==> flow/design.v <==
module axi_timer #(
  parameter AXI_ADDR_BW_p = 12     
) (
  input logic  clk,
  input logic  rst_n,
  input logic [AXI_ADDR_BW_p-1:0] i_axi_awaddr,
  input logic  i_axi_awvalid,
  input logic [31:0] i_axi_wdata,
  input logic i_axi_wvalid,
  input logic i_axi_bready,
  input logic [AXI_ADDR_BW_p-1:0] i_axi_araddr,
  input logic i_axi_arvalid,
  input logic i_axi_rready,
  output logic o_axi_awready,
  output logic o_axi_wready,
  output logic [1:0] o_axi_bresp,
  output logic o_axi_bvalid,
  output logic o_axi_arready,
  output logic [31:0] o_axi_rdata,
  output logic [1:0] o_axi_rresp,
  output logic o_axi_rvalid,
  output logic o_cnt0_en,
  output logic o_cnt0_reload,
  output logic o_cnt0_count_up,
  output logic [31:0] o_cnt0_load_value,
  output logic [31:0] o_cnt0_compare_value,
  input  logic [31:0] i_cnt0_value,
  output logic o_cnt1_en,
  output logic o_cnt1_reload,
  output logic o_cnt1_count_up,
  output logic o_cnt1_src,
  output logic [31:0] o_cnt1_load_value,
  output logic [31:0] o_cnt1_compare_value,
  input  logic [31:0] i_cnt1_value
);
  localparam logic [1:0] RESP_OKAY   = 2'b00;
  localparam logic [1:0] RESP_EXOKAY = 2'b01;
  localparam logic [1:0] RESP_SLVERR = 2'b10;
  localparam logic [1:0] RESP_DECERR = 2'b11;
  logic s_cnt0_en;
  logic s_cnt0_reload;
  logic s_cnt0_count_up;
  logic [31:0] s_cnt0_load_value;
  logic [31:0] s_cnt0_compare_value;
  logic s_cnt1_en;
  logic s_cnt1_reload;
  logic s_cnt1_count_up;
  logic s_cnt1_src;
  logic [31:0] s_cnt1_load_value;
  logic [31:0] s_cnt1_compare_value;
  assign o_cnt0_en = s_cnt0_en;
  assign o_cnt0_reload = s_cnt0_reload;
  assign o_cnt0_count_up = s_cnt0_count_up;
  assign o_cnt0_load_value = s_cnt0_load_value;
  assign o_cnt0_compare_value = s_cnt0_compare_value;
  assign o_cnt1_en = s_cnt1_en;
  assign o_cnt1_reload = s_cnt1_reload;
  assign o_cnt1_count_up = s_cnt1_count_up;
  assign o_cnt1_src = s_cnt1_src;
  assign o_cnt1_load_value = s_cnt1_load_value;
  assign o_cnt1_compare_value = s_cnt1_compare_value;
  logic [1:0]  c_axi_wresp;
  logic [3:0]  c_axi_wstrb;
  logic [31:0] c_axi_wdata;
  logic s_axi_wdata_buf_used;
  logic [31:0] s_axi_wdata_buf;
  logic [3:0]  s_axi_wstrb_buf;
  logic [1:0]  s_axi_bresp;
  logic [AXI_ADDR_BW_p-1:0] s_axi_awaddr_buf;
  logic [AXI_ADDR_BW_p-1:0] c_axi_awaddr;
  logic s_axi_awaddr_buf_used;
  logic s_axi_awvalid;
  logic s_axi_wvalid;
  logic s_axi_bvalid;
  logic s_axi_awready;
  logic s_axi_wready;
  logic s_awaddr_done;
  logic [AXI_ADDR_BW_p-1:0] s_axi_awaddr;
  assign o_axi_awready = !s_axi_awaddr_buf_used & s_axi_awvalid;
  assign o_axi_wready  = !s_axi_wdata_buf_used & s_axi_wvalid;
  logic write_response_stalled;
  logic valid_write_address;
  logic valid_write_data;
  assign write_response_stalled = o_axi_bvalid & ~i_axi_bready;
  assign valid_write_address = s_axi_awaddr_buf_used | (i_axi_awvalid & o_axi_awready);
  assign valid_write_data = s_axi_wdata_buf_used | (i_axi_wvalid & o_axi_wready);
  always_ff @(posedge clk) begin
    if (!rst_n) begin
      s_axi_awvalid <= 1'b0;
      s_axi_awaddr_buf_used <= 1'b0;
    end else begin
      s_axi_awvalid <= 1'b1;
      if (i_axi_awvalid && o_axi_awready && (write_response_stalled || !valid_write_data)) begin
        s_axi_awaddr_buf <= i_axi_awaddr;
        s_axi_awaddr_buf_used <= 1'b1;
      end else if (s_axi_awaddr_buf_used && valid_write_data && (!o_axi_bvalid || i_axi_bready)) begin
        s_axi_awaddr_buf_used <= 1'b0;
      end
    end
  end
  always_ff @(posedge clk) begin
    if (!rst_n) begin
      s_axi_wdata_buf_used <= 1'b0;
      s_axi_wvalid <= 1'b0;
    end else begin
      s_axi_wvalid <= 1'b1;
      if (i_axi_wvalid && o_axi_wready && (write_response_stalled || !valid_write_address)) begin
        s_axi_wdata_buf <= i_axi_wdata;
        s_axi_wdata_buf_used <= 1'b1;
      end else if (s_axi_wdata_buf_used && valid_write_address && (!o_axi_bvalid || i_axi_bready)) begin
        s_axi_wdata_buf_used <= 1'b0;
      end
    end
  end
  assign c_axi_awaddr = s_axi_awaddr_buf_used ? s_axi_awaddr_buf : i_axi_awaddr;
  assign c_axi_wdata  = s_axi_wdata_buf_used  ? s_axi_wdata_buf : i_axi_wdata;
  always_ff @(posedge clk) begin
    if (!rst_n) begin
      s_axi_bvalid <= 1'b0;
      s_cnt0_en <= 1'b0;
      s_cnt0_reload <= 1'b0;
      s_cnt0_count_up <= 1'b0;
      s_cnt0_load_value <= '0;
      s_cnt0_compare_value <= '0;
      s_cnt1_en <= 1'b0;
      s_cnt1_reload <= 1'b0;
      s_cnt1_count_up <= 1'b0;
      s_cnt1_src <= 1'b0;
      s_cnt1_load_value <= '0;
      s_cnt1_compare_value <= '0;
    end else begin
      if (valid_write_address && valid_write_data && (!o_axi_bvalid || i_axi_bready)) begin
        s_axi_bresp <= RESP_OKAY;
        s_axi_bvalid <= 1'b1;
        case (c_axi_awaddr[AXI_ADDR_BW_p-1:2])
          'd0 : begin
            s_cnt0_en <= c_axi_wdata[0];
            s_cnt0_reload <= c_axi_wdata[1];
            s_cnt0_count_up <= c_axi_wdata[2];
          end
          'd1 : begin
            s_cnt0_load_value <= c_axi_wdata;
          end
          'd2 : begin
            s_cnt0_compare_value <= c_axi_wdata;
          end
          'd4 : begin
            s_cnt1_en <= c_axi_wdata[0];
            s_cnt1_reload <= c_axi_wdata[1];
            s_cnt1_count_up <= c_axi_wdata[2];
            s_cnt1_src <= c_axi_wdata[3]; 
          end
          'd5 : begin
            s_cnt1_load_value <= c_axi_wdata;
          end
          'd6 : begin
            s_cnt1_compare_value <= c_axi_wdata;
          end
          default: begin
            s_axi_bresp <= RESP_SLVERR;
          end
        endcase
      end else if (o_axi_bvalid && i_axi_bready && !(valid_write_address && valid_write_data)) begin
        s_axi_bvalid <= 1'b0;
      end
    end
  end
  assign o_axi_bresp = s_axi_bresp;
  assign o_axi_bvalid = s_axi_bvalid;
  logic s_axi_rvalid;
  logic [31:0] s_axi_rdata;
  logic [1:0] s_axi_rresp;
  logic s_axi_arready;
  logic [AXI_ADDR_BW_p-1:0] s_araddr_buf;
  logic s_araddr_buf_used;
  logic [AXI_ADDR_BW_p-1:0] c_axi_araddr;
  always_ff @(posedge clk) begin
    if (!rst_n) begin
      s_araddr_buf_used <= 1'b0;
      s_axi_arready <= 1'b0;
    end else begin
      s_axi_arready <= 1'b1;
      if (i_axi_arvalid && o_axi_arready && o_axi_rvalid && !i_axi_rready) begin
        s_araddr_buf <= i_axi_araddr;
        s_araddr_buf_used <= 1'b1;
      end 
      else if (s_araddr_buf_used && (!o_axi_rvalid || i_axi_rready)) begin
        s_araddr_buf_used <= 1'b0;
      end
    end
  end
  assign c_axi_araddr = s_araddr_buf_used ? s_araddr_buf : i_axi_araddr;
  assign o_axi_arready = !s_araddr_buf_used & s_axi_arready;
  always_ff @(posedge clk) begin
    if (!rst_n) begin
      s_axi_rvalid <= 1'b0;
    end else begin
      if ((s_araddr_buf_used || (i_axi_arvalid && o_axi_arready)) && (!o_axi_rvalid || i_axi_rready)) begin
        s_axi_rresp <= RESP_OKAY;
        s_axi_rvalid <= 1'b1;
        s_axi_rdata <= '0;
        case (c_axi_araddr[AXI_ADDR_BW_p-1:2])
          'd0 : begin
            s_axi_rdata[0] <= s_cnt0_en;
            s_axi_rdata[1] <= s_cnt0_reload;
            s_axi_rdata[2] <= s_cnt0_count_up;
          end
          'd1 : begin
            s_axi_rdata <= s_cnt0_load_value;
          end
          'd2 : begin
            s_axi_rdata <= s_cnt0_compare_value;
          end
          'd3 : begin
            s_axi_rdata <= i_cnt0_value;
          end
          'd4 : begin
            s_axi_rdata[0] <= s_cnt1_en;
            s_axi_rdata[1] <= s_cnt1_reload; 
            s_axi_rdata[2] <= s_cnt1_count_up;
            s_axi_rdata[3] <= s_cnt1_src; 
          end
          'd5 : begin
            s_axi_rdata <= s_cnt1_load_value;
          end
          'd6 : begin
            s_axi_rdata <= s_cnt1_compare_value;
          end
          'd7 : begin
            s_axi_rdata <= i_cnt1_value;
          end
          default: begin
            s_axi_rdata <= 32'hdeaddead;
            s_axi_rresp <= RESP_SLVERR;
          end
        endcase
      end else if (o_axi_rvalid && i_axi_rready && !s_araddr_buf_used && !(i_axi_arvalid && o_axi_arready)) begin
        s_axi_rvalid <= 1'b0;
      end
    end
  end
  assign o_axi_rdata = s_axi_rdata;
  assign o_axi_rresp = s_axi_rresp;
  assign o_axi_rvalid = s_axi_rvalid;
endmodule
module timer_counter (
  input logic clk,
  input logic rst_n,
  input logic i_cnt0_en,
  input logic i_cnt0_reload,
  input logic i_cnt0_count_up,
  input logic [31:0] i_cnt0_load_value,
  input logic [31:0] i_cnt0_compare_value,
  input logic i_cnt1_en,
  input logic i_cnt1_reload,
  input logic i_cnt1_count_up,
  input logic i_cnt1_src,
  input logic [31:0] i_cnt1_load_value,
  input logic [31:0] i_cnt1_compare_value,
  output logic [31:0] o_cnt0_value,
  output logic [31:0] o_cnt1_value,
  output logic o_cnt0_done,
  output logic o_cnt1_done
);
  logic [31:0] s_cnt0_value;
  logic s_cnt0_done;
  logic [31:0] s_cnt1_value;
  logic s_cnt1_done;
  assign o_cnt0_done = s_cnt0_done & i_cnt0_en;
  assign o_cnt1_done = s_cnt1_done & i_cnt1_en; 
  assign o_cnt0_value = s_cnt0_value;
  assign o_cnt1_value = s_cnt1_value;
  always_ff @(posedge clk) begin
    if (!rst_n) begin
      s_cnt0_done <= 1'b0;
      s_cnt0_value <= '0;
    end else begin
      s_cnt0_done <= 1'b0;
      if (i_cnt0_en) begin
        if (i_cnt0_count_up) begin
          s_cnt0_value <= s_cnt0_value + 1;
        end else begin
          s_cnt0_value <= s_cnt0_value - 1;
        end
        if (s_cnt0_value == i_cnt0_compare_value) begin
          s_cnt0_done <= 1'b1;
          if (i_cnt0_reload) begin
            s_cnt0_value <= i_cnt0_load_value;
          end
        end
      end else begin
        s_cnt0_value <= i_cnt0_load_value;
      end
    end
  end
  always_ff @(posedge clk) begin
    if (!rst_n) begin
      s_cnt1_done <= 1'b0;
      s_cnt1_value <= '0;
    end else begin
      s_cnt1_done <= 1'b0;
      if (i_cnt1_en) begin
        if (!i_cnt1_src || (i_cnt1_src && s_cnt0_done)) begin
          if (i_cnt1_count_up) begin
            s_cnt1_value <= s_cnt1_value + 1;
          end else begin
            s_cnt1_value <= s_cnt1_value - 1;
          end
        end
        if (s_cnt1_value == i_cnt1_compare_value) begin
          s_cnt1_done <= 1'b1;
          if (i_cnt1_reload) begin
            s_cnt1_value <= i_cnt1_load_value;
          end
        end
      end else begin
        s_cnt1_value <= i_cnt1_load_value;
      end
    end
  end
endmodule
module axi_timer_counter_top #(
  parameter AXI_ADDR_BW_p = 12     
) (
  input logic  clk,
  input logic  rst_n,
  input logic [AXI_ADDR_BW_p-1:0] i_axi_awaddr,
  input logic  i_axi_awvalid,
  input logic [31:0] i_axi_wdata,
  input logic i_axi_wvalid,
  input logic i_axi_bready,
  input logic [AXI_ADDR_BW_p-1:0] i_axi_araddr,
  input logic i_axi_arvalid,
  input logic i_axi_rready,
  output logic o_axi_awready,
  output logic o_axi_wready,
  output logic [1:0] o_axi_bresp,
  output logic o_axi_bvalid,
  output logic o_axi_arready,
  output logic [31:0] o_axi_rdata,
  output logic [1:0] o_axi_rresp,
  output logic o_axi_rvalid,
  output logic o_cnt0_done,
  output logic o_cnt1_done
);
  logic s_cnt0_en;
  logic s_cnt0_reload;
  logic s_cnt0_count_up;
  logic [31:0] s_cnt0_load_value;
  logic [31:0] s_cnt0_compare_value;
  logic [31:0] s_cnt0_value;
  logic s_cnt1_en;
  logic s_cnt1_reload;
  logic s_cnt1_count_up;
  logic s_cnt1_src;
  logic [31:0] s_cnt1_load_value;
  logic [31:0] s_cnt1_compare_value;
  logic [31:0] s_cnt1_value;
  axi_timer #(
    .AXI_ADDR_BW_p ( AXI_ADDR_BW_p )
  ) axi_timer_inst (
    .clk                  ( clk                   ),
    .rst_n                ( rst_n                 ),
    .i_axi_awaddr         ( i_axi_awaddr          ),
    .i_axi_awvalid        ( i_axi_awvalid         ),
    .i_axi_wdata          ( i_axi_wdata           ),
    .i_axi_wvalid         ( i_axi_wvalid          ),
    .i_axi_bready         ( i_axi_bready          ),
    .i_axi_araddr         ( i_axi_araddr          ),
    .i_axi_arvalid        ( i_axi_arvalid         ),
    .i_axi_rready         ( i_axi_rready          ),
    .o_axi_awready        ( o_axi_awready         ),
    .o_axi_wready         ( o_axi_wready          ),
    .o_axi_bresp          ( o_axi_bresp           ),
    .o_axi_bvalid         ( o_axi_bvalid          ),
    .o_axi_arready        ( o_axi_arready         ),
    .o_axi_rdata          ( o_axi_rdata           ),
    .o_axi_rresp          ( o_axi_rresp           ),
    .o_axi_rvalid         ( o_axi_rvalid          ),
    .o_cnt0_en            ( s_cnt0_en             ),
    .o_cnt0_reload        ( s_cnt0_reload         ),
    .o_cnt0_count_up      ( s_cnt0_count_up       ),
    .o_cnt0_load_value    ( s_cnt0_load_value     ),
    .o_cnt0_compare_value ( s_cnt0_compare_value  ),
    .i_cnt0_value         ( s_cnt0_value          ),
    .o_cnt1_en            ( s_cnt1_en             ),
    .o_cnt1_reload        ( s_cnt1_reload         ),
    .o_cnt1_count_up      ( s_cnt1_count_up       ),
    .o_cnt1_src           ( s_cnt1_src            ),
    .o_cnt1_load_value    ( s_cnt1_load_value     ),
    .o_cnt1_compare_value ( s_cnt1_compare_value  ),
    .i_cnt1_value         ( s_cnt1_value          )
  );
  timer_counter timer_counter_inst (
    .clk                  ( clk                   ),
    .rst_n                ( rst_n                 ),
    .i_cnt0_en            ( s_cnt0_en             ),
    .i_cnt0_reload        ( s_cnt0_reload         ),
    .i_cnt0_count_up      ( s_cnt0_count_up       ),
    .i_cnt0_load_value    ( s_cnt0_load_value     ),
    .i_cnt0_compare_value ( s_cnt0_compare_value  ),
    .o_cnt0_value         ( s_cnt0_value          ),
    .i_cnt1_en            ( s_cnt1_en             ),
    .i_cnt1_reload        ( s_cnt1_reload         ),
    .i_cnt1_count_up      ( s_cnt1_count_up       ),
    .i_cnt1_src           ( s_cnt1_src            ),
    .i_cnt1_load_value    ( s_cnt1_load_value     ),
    .i_cnt1_compare_value ( s_cnt1_compare_value  ),
    .o_cnt1_value         ( s_cnt1_value          ),
    .o_cnt0_done          ( o_cnt0_done           ),
    .o_cnt1_done          ( o_cnt1_done           )
  );
endmodule
* Reports on axi_timer_counter_top *
What the tools print for axi_timer_counter_top, step after step.
Line numbers count from 1 in the design file above.
Operators carry their Yosys type and port widths (W data, S select, Z words).
Library cell names are shortened.
The mark -- stands for no value.

inputs
  top module = axi_timer_counter_top
  clock port = clk
  cell library = sky130hd
  library corner = tt_025C_1v80

* Elaborated design *
Source: Yosys, flattened and elaborated, memories not mapped. Widths are those after wreduce. Registers that Yosys merges into a memory's read port (data or address) are not register bits. Print and check cells do not count. Equal cells are merged and count once.

word-level totals
  elaborated cells = 153
  flip-flop bits (word level) = 299
  input port bits = 63
  output and inout port bits = 43

cells by class
  $add $sub $neg = 4
  bitwise operators = 11
  reduce/logical cells = 61
  eq/ne operators = 14
  multiplexer cells = 32

operators by type and width
  kind                     number
  $mux W32                 10
  $pmux W28 S7             1
  $eq A10 B3 Y1 const B    7
  $add A32 B1 Y32 const B  2
  $sub A32 B1 Y32 const B  2
  $eq A32 B32 Y1           2
  $pmux W1 S8              4
  $eq A10 B2 Y1 const B    3
  $reduce_and A2 Y1        13
  $mux W12                 2
  $logic_and A1 B1 Y1      21
  $eq A10 B1 Y1 const B    2
  $logic_not A10 Y1        2
  $mux W1                  13
  $logic_not A1 Y1         11
  $reduce_bool A2 Y1       5
  $and A1 B1 Y1            8
  $reduce_or A8 Y1         1
  $logic_or A1 B1 Y1       6
  $reduce_or A6 Y1         1
  $mux W2                  2
  $or A1 B1 Y1             2
  $reduce_or A2 Y1         1
  $not A1 Y1               1

* Longest topological paths *
Depth = most cells in a row (Yosys ltp): at word level without a register or memory, in the mapped netlist without a sequential cell, where the memories' decode and read muxes count.

depth
  depth after elaboration = 9
  ABC_AREA = 0
  depth in mapped cells = 12

* Mapped cells and area *
The flow's flattened synthesis, as Yosys stat reports it; memories are mapped. The netlist is that of the ABC_AREA named above (0 if unset); the other value can give another one.
The area totals of this step are shown rounded.

mapped netlist
  buffers = 103
  chip area (Yosys) = 15000 um^2
  flip-flops = 293
  cells in the netlist = 1627
  sequential area = 6700 um^2

cells by type
  type      number
  dfxtp_1   207
  edfxtp_1  86
  a211oi_1  142
  nor2_1    219
  ha_1      60
  xor2_1    79
  mux2i_1   58
  a21oi_1   86
  a22oi_1   50
  clkbuf_1  81
  nand2_1   77
  a21o_1    38
  xnor2_1   30
  o21ai_0   52
  nand3_1   46
  a222oi_1  21
  a31oi_1   20
  nor4_1    20

Other cell types: 60; their cells: 255.
The figures by module come from a second, unflattened synthesis with its own total; it is not the netlist above.

unflattened totals
  cells (unflattened synthesis) = 1752
  area (unflattened synthesis) = 16000 um^2

Each row is one instance without its submodules.

by module
  module                         cells  instances  seq. area (um^2)  area (um^2)
  axi_timer #(AXI_ADDR_BW_p=12)  904    1          5400              9900
  timer_counter                  848    1          1300              6400
  axi_timer_counter_top          0      1          0.0               0.0

* Worst setup path after synthesis *
Source: OpenSTA report_checks on the synthesized netlist (no wires, ideal clock, input and output delay 20% of the period each), path of least setup slack; recovery checks are left aside. Register names are those of the netlist, which keeps one name where synthesis merged equal registers.

timing after synthesis
  kind = input-to-reg
  start = in rst_n
  end = reg axi_timer_inst.s_axi_wdata_buf[0]
  buffers on the path = 1
  path delay = 4.239 ns
  path slack = -0.239 ns
  external input delay = 1.000 ns
  stages on the path = 3
  data arrival time = 4.726 ns
  clock period = 5.0 ns
  setup time = 0.513 ns
  synthesis period reached = 5.239 ns

"path delay" = arrival - input delay + setup time.
"stages on the path": output pins that drive a net of the path, with the launching flip-flop's if there is one; two outputs of one cell count as two.
"synthesis period reached" is the clock period less the worst setup slack; recovery checks do not enter. This is arithmetic on one report: input and output delays are still those of the set period (20% each).
Between the ends stands the longest chain of elaborated cells between them, by number of cells; it is not shown to be the way that was timed. Of several equally long chains one is given.
Each line given opens the expression or statement behind the cell; cells for indexed reads and writes are added by Yosys, which also makes memories of some case tables.

on the way, after synthesis
  cell sequence = clkbuf_1 -> nand2_1 -> nor4b_1
  cells in the longest elaborated chain = 1
  elaborated cells between the ends (all ways) = 1
  source lines of those cells = 0

ends and longest elaborated chain, after synthesis
  item                RTL line  source
  start: declaration  326       input logic  rst_n,
  $reduce_and A2 Y1   --
  end: assignment     108       s_axi_wdata_buf <= i_axi_wdata;
  end: declaration    66        logic [31:0] s_axi_wdata_buf;

* Worst path after layout *
From the final timing report of flow run C: the path of least setup slack in the routed layout; clock arrival at registers is part of the times.

timing post-layout
  kind = reg-to-reg
  start = reg axi_timer_inst.s_cnt1_count_up
  end = reg timer_counter_inst.s_cnt1_value[31]
  stages on the path = 13
  path slack = 1.97 ns
  buffers on the path = 1
  clock period = 5.8 ns
  data arrival time = 4.25 ns
  setup time = 0.11 ns

Between the ends stands the longest chain of elaborated cells between them, by number of cells; it is not shown to be the way that was timed. Of several equally long chains one is given.
A register here has more assigning lines than the two given.

on the way, post-layout
  cell sequence = dfxtp_1 -> inv_1 -> buf_4 -> ha_1 -> nand4_1 -> o211ai_1 -> o41ai_1 -> nor3b_1 -> a21oi_1 -> a21oi_1 -> xnor2_1 -> a21oi_1 -> nand3b_1
  cells in the longest elaborated chain = 5
  elaborated cells between the ends (all ways) = 5
  source lines of those cells = 5

ends and longest elaborated chain, post-layout
  item                RTL line  source
  start: declaration  47        logic s_cnt1_count_up;
  start: assignment   127       s_cnt1_count_up <= 1'b0;
  start: assignment   150       s_cnt1_count_up <= c_axi_wdata[2];
  $mux W32            304       if (i_cnt1_count_up) begin
  $mux W32            303       if (!i_cnt1_src || (i_cnt1_src && s_cnt0_done)) begin
  $mux W32            312       if (i_cnt1_reload) begin
  $mux W32            310       if (s_cnt1_value == i_cnt1_compare_value) begin
  $mux W32            302       if (i_cnt1_en) begin
  end: assignment     305       s_cnt1_value <= s_cnt1_value + 1;
  end: assignment     307       s_cnt1_value <= s_cnt1_value - 1;
  end: declaration    267       logic [31:0] s_cnt1_value;

Lab notebook: axi_timer_counter_top

Design axi_timer_counter_top on sky130hd. What follows are 5 stored runs of the flow, each under its own settings; their order means nothing. The constraints put input and output delay at 20% of the set period each and load the outputs with 0.01 pF.
"period reached" means the clock period less the worst setup slack. The figure is calculated, with input and output delays left at 20% of the set period.
"time used up by the worst setup path" = time allowed to the worst setup path (clock period - input delay - output delay, where it has them) - its slack; a late launch clock adds to it, a late capture clock takes from it.
"total power after layout" rests on the timing tool's default activity at the inputs, not on a simulated workload.
The measured numbers are rounded.
Settings: -- = not set for that run.
A result given as -- is not shown for that run.

setting or result                          flow run A  flow run B  flow run C  flow run D  flow run E
CAP_MARGIN                                 30          30          20          20          20
CELL_PAD_IN_SITES_DETAIL_PLACEMENT         2           0           1           2           --
CELL_PAD_IN_SITES_GLOBAL_PLACEMENT         1           1           2           --          --
CORE_ASPECT_RATIO                          1.49        1.49        0.51        1.49        --
CORE_MARGIN                                4           4           9           2           2
CORE_UTILIZATION                           70          72          19          70          40
MAX_ROUTING_LAYER                          met4        met4        met4        met4        --
SLEW_MARGIN                                25          25          5           25          20
period_ns                                  5.0         5.0         5.8         5.0         5.0
MIN_ROUTING_LAYER                          --          met2        --          --          --
ABC_AREA                                   --          --          0           --          --
CTS_CLUSTER_SIZE                           --          --          46          --          --
GPL_ROUTABILITY_DRIVEN                     --          --          1           --          --
PLACE_DENSITY_LB_ADDON                     --          --          0.08        --          --
SETUP_SLACK_MARGIN                         --          --          1.71        --          --
TNS_END_PERCENT                            --          --          10          --          --
time used up by the worst setup path (ns)  --          --          3.83        --          4.21
type of the worst setup path               --          --          reg-to-reg  --          reg-to-reg
post-route utilization (%)                 --          --          24          --          48
chip area in the Yosys report (um^2)       --          --          15000       --          15000
total power after layout (mW)              --          --          4.5         --          5.1
worst hold slack (ns)                      --          --          0.50        --          0.49
setup slack of the worst path (ns)         --          --          2.0         --          0.79
die footprint (um^2)                       --          --          92000       --          40000
standard-cell area after routing (um^2)    --          --          19000       --          18000
period reached (ns)                        --          --          3.826       --          4.213
sum of negative setup slack (ns)           --          --          0.000       --          0.000

Flow run A: no final report: placement broke off with GPL-0301
Flow run B: no final report: placement broke off with GPL-0301
Flow run D: no final report: placement broke off with DPL-0033
